==> flow/design.v <==
module oppo (
    input [31:0] in,
    input        cin,
    output [31:0] in_abs
);
    assign in_abs = ({32{cin}} ^ in) + $unsigned(cin);
endmodule
module lzd_4 (
    input [3:0] in,
    output [1:0] out,
    output       zero
);
    assign zero = ~(|in); 
    assign out[0] = (in[2] | ~in[1]) & ~in[3];
    assign out[1] = ~(in[3] | in[2]);
endmodule
module lzd_16 (
    input [15:0] in,
    output [3:0] out,
    output       zero
);
    wire [3:0] z;
    wire [1:0] out_2 [3:0];
    lzd_4 lzd_4_0(in[15:12], out_2[0], z[0]);
    lzd_4 lzd_4_1(in[11: 8], out_2[1], z[1]);
    lzd_4 lzd_4_2(in[ 7: 4], out_2[2], z[2]);
    lzd_4 lzd_4_3(in[ 3: 0], out_2[3], z[3]);
    assign out[2] = z[0] & (~z[1] | z[2] & ~z[3]);
    assign out[3] = z[0] & z[1] & (~z[2] | ~z[3]);
    assign out[1:0] = {2{~out[3] & ~out[2]}} & out_2[0]
                    | {2{~out[3] &  out[2]}} & out_2[1]
                    | {2{ out[3] & ~out[2]}} & out_2[2]
                    | {2{ out[3] &  out[2]}} & out_2[3];
    assign zero = &z;
endmodule
module lzd_32 (
    input [31:0] in,
    output [4:0] out,
    output       zero
);
    wire [1:0] z;
    wire [3:0] out_3_0 [1:0];
    lzd_16 lzd_16_0(in[31:16], out_3_0[0], z[0]);
    lzd_16 lzd_16_1(in[15: 0], out_3_0[1], z[1]);
    assign out[4] = z[0];
    assign out[3:0] = {4{~z[0]}} & out_3_0[0] |
                      {4{ z[0]}} & out_3_0[1];
    assign zero = z[0] & z[1];
endmodule
module divider (
    input div_clk,
    input resetn,
    input div,
    input div_signed,
    input [31:0] x,
    input [31:0] y,
    output [31:0] s,
    output [31:0] r,
    output complete
);
    (*MAX_FANOUT = 50*) reg [64:0] rem;
    reg [31:0] quot;
    reg [31:0] quotM;
    reg [32:0] divisor;
    reg [ 5:0] cout;
    (*MAX_FANOUT = 50*) reg [ 4:0] current_state;
    reg [ 4:0] next_state;
    reg [31:0] x_abs_reg;
    reg [31:0] y_abs_reg;
    wire [31:0] s_abs;
    wire [31:0] r_abs;
    wire s_sign;
    wire r_sign;
    wire [31:0] x_abs;
    wire [31:0] y_abs;
    oppo oppo1(x, x[31] & div_signed, x_abs);
    oppo oppo2(y, y[31] & div_signed, y_abs);
    assign s_sign = x[31] ^ y[31];
    assign r_sign = x[31];
    always @(posedge div_clk) begin
        if (~resetn) begin
            x_abs_reg <= 0;
            y_abs_reg <= 0;
        end
        else if (current_state[0] & div)
            x_abs_reg <= x_abs;
            y_abs_reg <= y_abs;
    end
    wire [31:0] lzd_in;
    wire [ 4:0] lzd_out;
    wire [ 5:0] shft_amt;
    wire long_shft;
    wire short_shft;
    wire [ 5:0] lzd_shamt;
    wire [ 5:0] min_shamt;
    wire quot_one;
    wire [32:0] result;  
    wire zero;
    wire [64:0] shft_src;
    wire [64:0] shft_out;
    wire [32:0] add_A;
    wire [32:0] add_B;
    wire cin;
    wire [32:0] add_out;
    wire final_shift;
    reg  [5:0] first_shft;
    always @(posedge div_clk) begin
        if (~resetn)
            first_shft <= 6'b0;
        else if (current_state[1])
            first_shft <= shft_amt;
    end
    assign final_shift = cout <= lzd_shamt;
    assign shft_src = (current_state[1]) ? {33'b0, x_abs_reg}
                                         : rem;
    assign shft_out = shft_src << shft_amt;
    assign long_shft = ~(rem[64] ^ rem[63]);
    assign short_shft = rem[64] ^ rem[63];
    assign quot_one = shft_out[64] ^ shft_out[63];
    assign lzd_shamt = {zero, {5{~zero}} & lzd_out};
    assign min_shamt  = (~final_shift) ? lzd_shamt : cout;
    assign shft_amt = {6{short_shft}} & 6'b1
                    | {6{long_shft }} & min_shamt;
    assign lzd_in = (current_state[1]) ? y_abs_reg : rem[63:32] ^ {32{rem[64]}};
    assign add_A = shft_out[64:32];
    assign add_B = {33{~rem[64]}} ^ divisor;
    assign cin   = ~rem[64];
    assign add_out = add_A + add_B + $unsigned(cin);
    assign result = (quot_one) ? add_out
                               : shft_out[64:32];
    lzd_32 lzd(lzd_in, lzd_out, zero);
    always @(posedge div_clk) begin
        if (~resetn)
            divisor <= 33'b0;
        else if (current_state[1])
            divisor <= {1'b0, y_abs_reg << lzd_out};
    end
    always @(posedge div_clk) begin
        if (~resetn)
            rem <= 65'b0;
        else if (current_state[1])
            rem <= shft_out;
        else if (current_state[2])
            rem <= {result, rem[30:0], 1'b0};
    end
    wire [31:0] shft_quot = quot << shft_amt[4:0];
    wire [31:0] shft_quotM = ~(~quotM << shft_amt[4:0]);
    always @(posedge div_clk) begin
        if (~resetn | current_state[0]) begin
            quot  <= 32'b0;
            quotM <= 32'b0;
        end
        else if (current_state[2]) begin
            if (~shft_out[64] | shft_out[64] & shft_out[63]) 
                quot <= {shft_quot[31:1], ~shft_out[64] & shft_out[63]};
            else 
                quot <= {shft_quotM[31:1], 1'b1};
            if (~shft_out[64] & shft_out[63])
                quotM <= {shft_quot[31:1], 1'b0};
            else
                quotM <= {shft_quotM[31:1], ~(shft_out[64] & ~shft_out[63])};
        end
    end
    always @(posedge div_clk) begin
        if (~resetn | current_state[0])
            cout <= 6'b100000;
        else if (current_state[2])
            cout <= cout - shft_amt;
    end
    localparam IDLE = 5'b00001,
               INIT = 5'b00010,
               QUOT = 5'b00100,
               FIX  = 5'b01000,
               DONE = 5'b10000;
    always @(posedge div_clk) begin
        if (~resetn)
            current_state <= IDLE;
        else
            current_state <= next_state;
    end
    always @(*) begin
        case (current_state)
            IDLE: begin
                if (~resetn) 
                    next_state = IDLE;
                else if (div)
                    next_state = INIT;
                else
                    next_state = IDLE;
            end
            INIT: next_state = QUOT;
            QUOT: begin
                if (final_shift)
                    next_state = FIX;
                else 
                    next_state = QUOT;
            end
            FIX  :next_state = DONE;
            DONE: next_state = IDLE;
            default: next_state = IDLE;
        endcase
    end
    reg [31:0] s_abs_reg;
    reg [31:0] r_abs_reg;
    assign s_abs = (rem[64]) ? quotM : quot;
    assign r_abs = ((rem[64]) ? rem[63:32] + divisor[31:0] : rem[63:32]) >> first_shft;
    always @(posedge div_clk) begin
        if (~resetn) begin
            s_abs_reg <= 0;
            r_abs_reg <= 0;
        end
        else if (current_state[3])
            s_abs_reg <= s_abs;
            r_abs_reg <= r_abs;
    end
    oppo oppo3(s_abs_reg, s_sign & div_signed, s);
    oppo oppo4(r_abs_reg, r_sign & div_signed, r);
    assign complete = current_state[4];
endmodule
======== Reports on divider ========
Tool output for the design above, in the order of the flow.
Lines are those of the file above, counted from 1.
Operators: Yosys type, input widths -> output width; for muxes data width and select width s.
Library cell names are shortened.
A cell with - has no value.
set-up
  design top .............................. divider
  clock ................................... div_clk
  library ................................. sky130hd
  timing corner ........................... tt_025C_1v80

======== Word level ========
Yosys after proc, flatten, opt, wreduce and memory -nomap, before mapping. Memory bits, and registers merged into a memory's read port (data or address), are not among the register bits. Print and check cells are not counted. Equal cells are merged and count once.
storage and ports
  bits of input ports ..................... 68
  word-level cells ........................ 182
  bits in registers ....................... 306
operators by class
  $add $sub $neg .......................... 8
  shifts and indexed selects .............. 5
  multiplexer cells ....................... 13
  order comparisons ....................... 1
  equal/unequal tests ..................... 4
  reduce/logical cells .................... 11
  bitwise logic cells ..................... 129
operators with widths
  operator            count
  $mux 65             3
  $xor 32x32->32      5
  $mux 32             5
  $add 32x1->32       4
  $shl 32x5->32       3
  $shl 65x6->65       1
  $not 32->32         2
  $not 1->1           44
  $add 33x1->33       1
  $xor 33x32->33      1
  $add 33x33->33      1
  $mux 33             1
  $and 1x1->1         32
  $add 32x32->32      1
  $shr 32x6->32       1
  $reduce_or 4->1     8
  $or 1x1->1          22
  $pmux 5 s4          1
  $and 2x2->2         8
  $or 2x2->2          6
  $and 4x4->4         2
  $reduce_and 4->1    2
  $or 1x6->6          1
  $sub 6x6->6         1
  $le 6x6->1          1
  $and 6x6->6         1
  $mux 6              1
  $eq 5x1->1 const B  1
Other operator kinds: 9; their cells: 11.

======== Logic depth ========
Longest topological path by Yosys (ltp), each cell counted once; first at word level (registers and memories cut), then after technology mapping (sequential cells cut; the memories' decode and read muxes count).
logic depth
  depth after elaboration ................. 26
  ABC_AREA ................................ 0
  gate-level depth with buffers ........... 51
  gate-level depth less buffers ........... 41

======== Synthesis result ========
Source: synth_stat.txt of the flow (Yosys; design flattened, memories mapped). It holds for the ABC_AREA given above (unset counts as 0); a run with the other value may have another netlist.
cell types
  type      count
  dfxtp_1   306
  mux2i_1   501
  nor2_1    560
  xnor2_1   223
  nand2_1   503
  a21oi_1   360
  o21ai_0   256
  a211oi_1  146
  ha_1      83
  clkbuf_1  215
  mux2_2    60
  nand3_1   122
  nor3_1    113
  a31oi_1   63
  xor2_1    45
  nand2b_1  62
  o211ai_1  46
  buf_1     78
Other cell types: 84; their cells: 738.
synthesis totals
  mapped area ............................. 32184.6 um2
  sequential area ......................... 6125.9 um2
  flip-flop cells ......................... 306
  cells in the netlist .................... 4480
  buffer cells ............................ 349
By module: a second synthesis without flattening, with its own total; a netlist apart from the flattened one above.
second synthesis, totals
  cell total of the unflattened synthesis .. 4633
  area total of the unflattened synthesis .. 34062.7 um2
Rows give one instance, submodules left out.
modules
  module   area (um2)  instances  sequential area (um2)  cells
  divider  27283.7     1          6125.9                 3681
  oppo     1569.0      4          0.0                    218
  lzd_16   121.4       2          0.0                    21
  lzd_4    25.0        8          0.0                    4
  lzd_32   60.1        1          0.0                    6

======== Timing after synthesis ========
OpenSTA on the mapped netlist: ideal clock, no wires. The path of least setup slack (recovery checks aside). Input and output delay are each 20% of the period. Register names are those of the netlist, which keeps one name where synthesis merged equal registers.
timing path after synthesis
  path type ............................... reg2reg
  from .................................... reg rem[58]
  to ...................................... reg rem[64]
  data arrival time ....................... 10772 ps
  path buffers ............................ 12
  setup slack ............................. -831 ps
  time at the first pin ................... 0 ps
  delay of the path ....................... 10831 ps
  required time ........................... 9941 ps
  stages .................................. 49
  setup time .............................. 59 ps
  period .................................. 10000 ps
  synthesis period reached ................ 10831 ps
"delay of the path" = arrival - input delay + setup time.
"stages": output pins that drive a net of the path, with the launching flip-flop's if there is one; two outputs of one cell count as two.
"synthesis period reached" = period - worst setup slack (recovery checks aside). The figure is calculated, with input and output delays left at 20% of the set period.
Between the ends stands the longest chain of elaborated cells between them, by number of cells; it is not shown to be the way that was timed. Of several equally long chains one is given.
A line is the first line of the expression or statement that the cell stems from. Yosys adds cells for indexed reads and writes and turns some case tables into memories.
A register here has more assigning lines than the two given.
on the way, after synthesis
  cells stage by stage .................... dfxtp_1 buf_2 or4_1 and3_1 or4_1 buf_2 nor3_2 nor2_1 a21oi_1 clkbuf_1 clkbuf_1 and2_1 ha_1 nor2b_1 o21bai_1 a31o_2 clkbuf_1 nor3_1 [... 13 more ...] ha_1 a21o_1 a21oi_1 o21bai_1 a211oi_1 nor3_1 o41ai_1 a31oi_1 a41o_1 o41a_1 and3_1 o31ai_1 o211ai_2 a41oi_1 nor3_2 or3_1 a211oi_1 o31a_1
  length of the longest elaborated chain .. 25
RTL lines, path after synthesis
  element            RTL line  RTL
  from (decl)        61        (*MAX_FANOUT = 50*) reg [64:0] rem;
  from (assign)      142       rem <= shft_out;
  from (assign)      144       rem <= {result, rem[30:0], 1'b0};
  $xor 32x32->32     124       assign lzd_in = (current_state[1]) ? y_abs_reg : rem[63:32] ^ {32{rem[64]}};
  $mux 32            124
  $reduce_or 4->1    13        assign zero = ~(|in);
  $not 1->1          13
  $and 1x1->1 x2     29        assign out[3] = z[0] & z[1] & (~z[2] | ~z[3]);
  $not 1->1          30        assign out[1:0] = {2{~out[3] & ~out[2]}} & out_2[0]
  $and 1x1->1        30
  [... 10 more ...]  -
  $or 1x6->6         122       assign shft_amt = {6{short_shft}} & 6'b1
  $shl 65x6->65      116       assign shft_out = shft_src << shft_amt;
  $add 33x33->33     128       assign add_out = add_A + add_B + $unsigned(cin);
  $add 33x1->33      128
  $mux 33            129       assign result = (quot_one) ? add_out
  $mux 65            143       else if (current_state[2])
  $mux 65            141       else if (current_state[1])
  to (assign)        142
  to (assign)        144
  to (decl)          61

======== Timing after layout ========
From the final timing report of stored run 1: the path of least setup slack in the routed layout; clock arrival at registers is part of the times.
The path's times are printed in steps of 10 ps; the period is the one set.
timing path after layout
  path type ............................... reg2reg
  from .................................... reg current_state[1]
  to ...................................... reg rem[64]
  period .................................. 9990 ps
  stages .................................. 40
  setup time .............................. 70 ps
  required time ........................... 10490 ps
  time at the first pin ................... 570 ps
  path buffers ............................ 4
  data arrival time ....................... 10270 ps
  setup slack ............................. 220 ps
Between the ends stands the longest chain of elaborated cells between them, by number of cells; it is not shown to be the way that was timed. Of several equally long chains one is given.
A register here has more assigning lines than the two given.
on the way, after layout
  cells stage by stage .................... dfxtp_4 buf_4 or4_1 and3_1 or4_4 nor2_1 a31oi_1 nor2_4 nand2_1 ha_1 nor2b_1 o21bai_2 a31oi_2 o211ai_1 o31ai_4 buf_4 buf_6 nor2_1 [... 4 more ...] mux2_2 o22ai_1 buf_4 ha_1 nand4_1 nor3_1 o41ai_2 a31oi_1 a41o_1 o41a_1 and3_1 o31ai_1 o211ai_2 a41oi_1 nor3_2 or3_1 a211oi_1 o31a_1
  length of the longest elaborated chain .. 25
RTL lines, path after layout
  element            RTL line  RTL
  from (decl)        66        (*MAX_FANOUT = 50*) reg [ 4:0] current_state;
  from (assign)      177       current_state <= IDLE;
  from (assign)      179       current_state <= next_state;
  $mux 32            124       assign lzd_in = (current_state[1]) ? y_abs_reg : rem[63:32] ^ {32{rem[64]}};
  $reduce_or 4->1    13        assign zero = ~(|in);
  $not 1->1          13
  $and 1x1->1        28        assign out[2] = z[0] & (~z[1] | z[2] & ~z[3]);
  $or 1x1->1         28
  $and 1x1->1        28
  $not 1->1          30        assign out[1:0] = {2{~out[3] & ~out[2]}} & out_2[0]
  [... 11 more ...]  -
  $or 1x6->6         122       assign shft_amt = {6{short_shft}} & 6'b1
  $shl 65x6->65      116       assign shft_out = shft_src << shft_amt;
  $add 33x33->33     128       assign add_out = add_A + add_B + $unsigned(cin);
  $add 33x1->33      128
  $mux 33            129       assign result = (quot_one) ? add_out
  $mux 65            143       else if (current_state[2])
  $mux 65            141       else if (current_state[1])
  to (assign)        142       rem <= shft_out;
  to (assign)        144       rem <= {result, rem[30:0], 1'b0};
  to (decl)          61        (*MAX_FANOUT = 50*) reg [64:0] rem;

Lab notebook: divider

Settings and measured results of 2 stored flow runs for module divider (sky130hd), not sorted in any way. The constraints put input and output delay at 20% of the set period each and load the outputs with 0.01 pF.
"achieved clock period" = clock period - worst setup slack. The figure is calculated, with input and output delays left at 20% of the set period.
"total power after layout": no workload was simulated; the value follows from the tool's default switching activity.

======== stored run 1 ========
==> flow/run.sh <==
#!/bin/bash
# the make line also repeats the synthesis and layout settings of config.mk as NAME=value (left out here)
make -C /OpenROAD-flow-scripts/flow DESIGN_CONFIG=/design/flow/config.mk WORK_HOME=/design/flow/orfs CLKGATE_MAP_FILE= finish
==> flow/config.mk <==
export PLATFORM = sky130hd
export DESIGN_NAME = divider
export DESIGN_NICKNAME = divider
export VERILOG_FILES = /design/flow/design.v
export SDC_FILE = /design/flow/constraint.sdc
export NUM_CORES = 4
export LEC_CHECK = 0
export CAP_MARGIN = 20
export CORE_MARGIN = 2
export CORE_UTILIZATION = 40
export SLEW_MARGIN = 20
==> flow/constraint.sdc <==
create_clock -name core_clock -period 9.99 [get_ports {div_clk}]
set_input_delay 1.9980 -clock core_clock [delete_from_list [all_inputs] [get_ports {div_clk}]]
set_output_delay 1.9980 -clock core_clock [all_outputs]
set_load 0.01 [all_outputs]

-------- measured, stored run 1 --------
  post-route setup TNS .................... 0 ps
  netlist area reported by Yosys .......... 32184.6 um2
  die size ................................ 82745.4 um2
  worst setup slack after layout .......... 221 ps
  achieved clock period ................... 9769 ps
  final design utilization ................ 0.454
  total power after layout ................ 14.732 mW

======== stored run 2 ========
==> flow/run.sh <==
#!/bin/bash
# the make line also repeats the synthesis and layout settings of config.mk as NAME=value (left out here)
make -C /OpenROAD-flow-scripts/flow DESIGN_CONFIG=/design/flow/config.mk WORK_HOME=/design/flow/orfs CLKGATE_MAP_FILE= finish
==> flow/config.mk <==
export PLATFORM = sky130hd
export DESIGN_NAME = divider
export DESIGN_NICKNAME = divider
export VERILOG_FILES = /design/flow/design.v
export SDC_FILE = /design/flow/constraint.sdc
export NUM_CORES = 4
export LEC_CHECK = 0
export CAP_MARGIN = 35
export CELL_PAD_IN_SITES_DETAIL_PLACEMENT = 2
export CORE_MARGIN = 2
export CORE_UTILIZATION = 40
export CTS_CLUSTER_DIAMETER = 90
export MAX_ROUTING_LAYER = met4
export SLEW_MARGIN = 35
==> flow/constraint.sdc <==
create_clock -name core_clock -period 10.0 [get_ports {div_clk}]
set_input_delay 2.0000 -clock core_clock [delete_from_list [all_inputs] [get_ports {div_clk}]]
set_output_delay 2.0000 -clock core_clock [all_outputs]
set_load 0.01 [all_outputs]

-------- stored run 2 --------
  incomplete, routing halted on ODB-0269
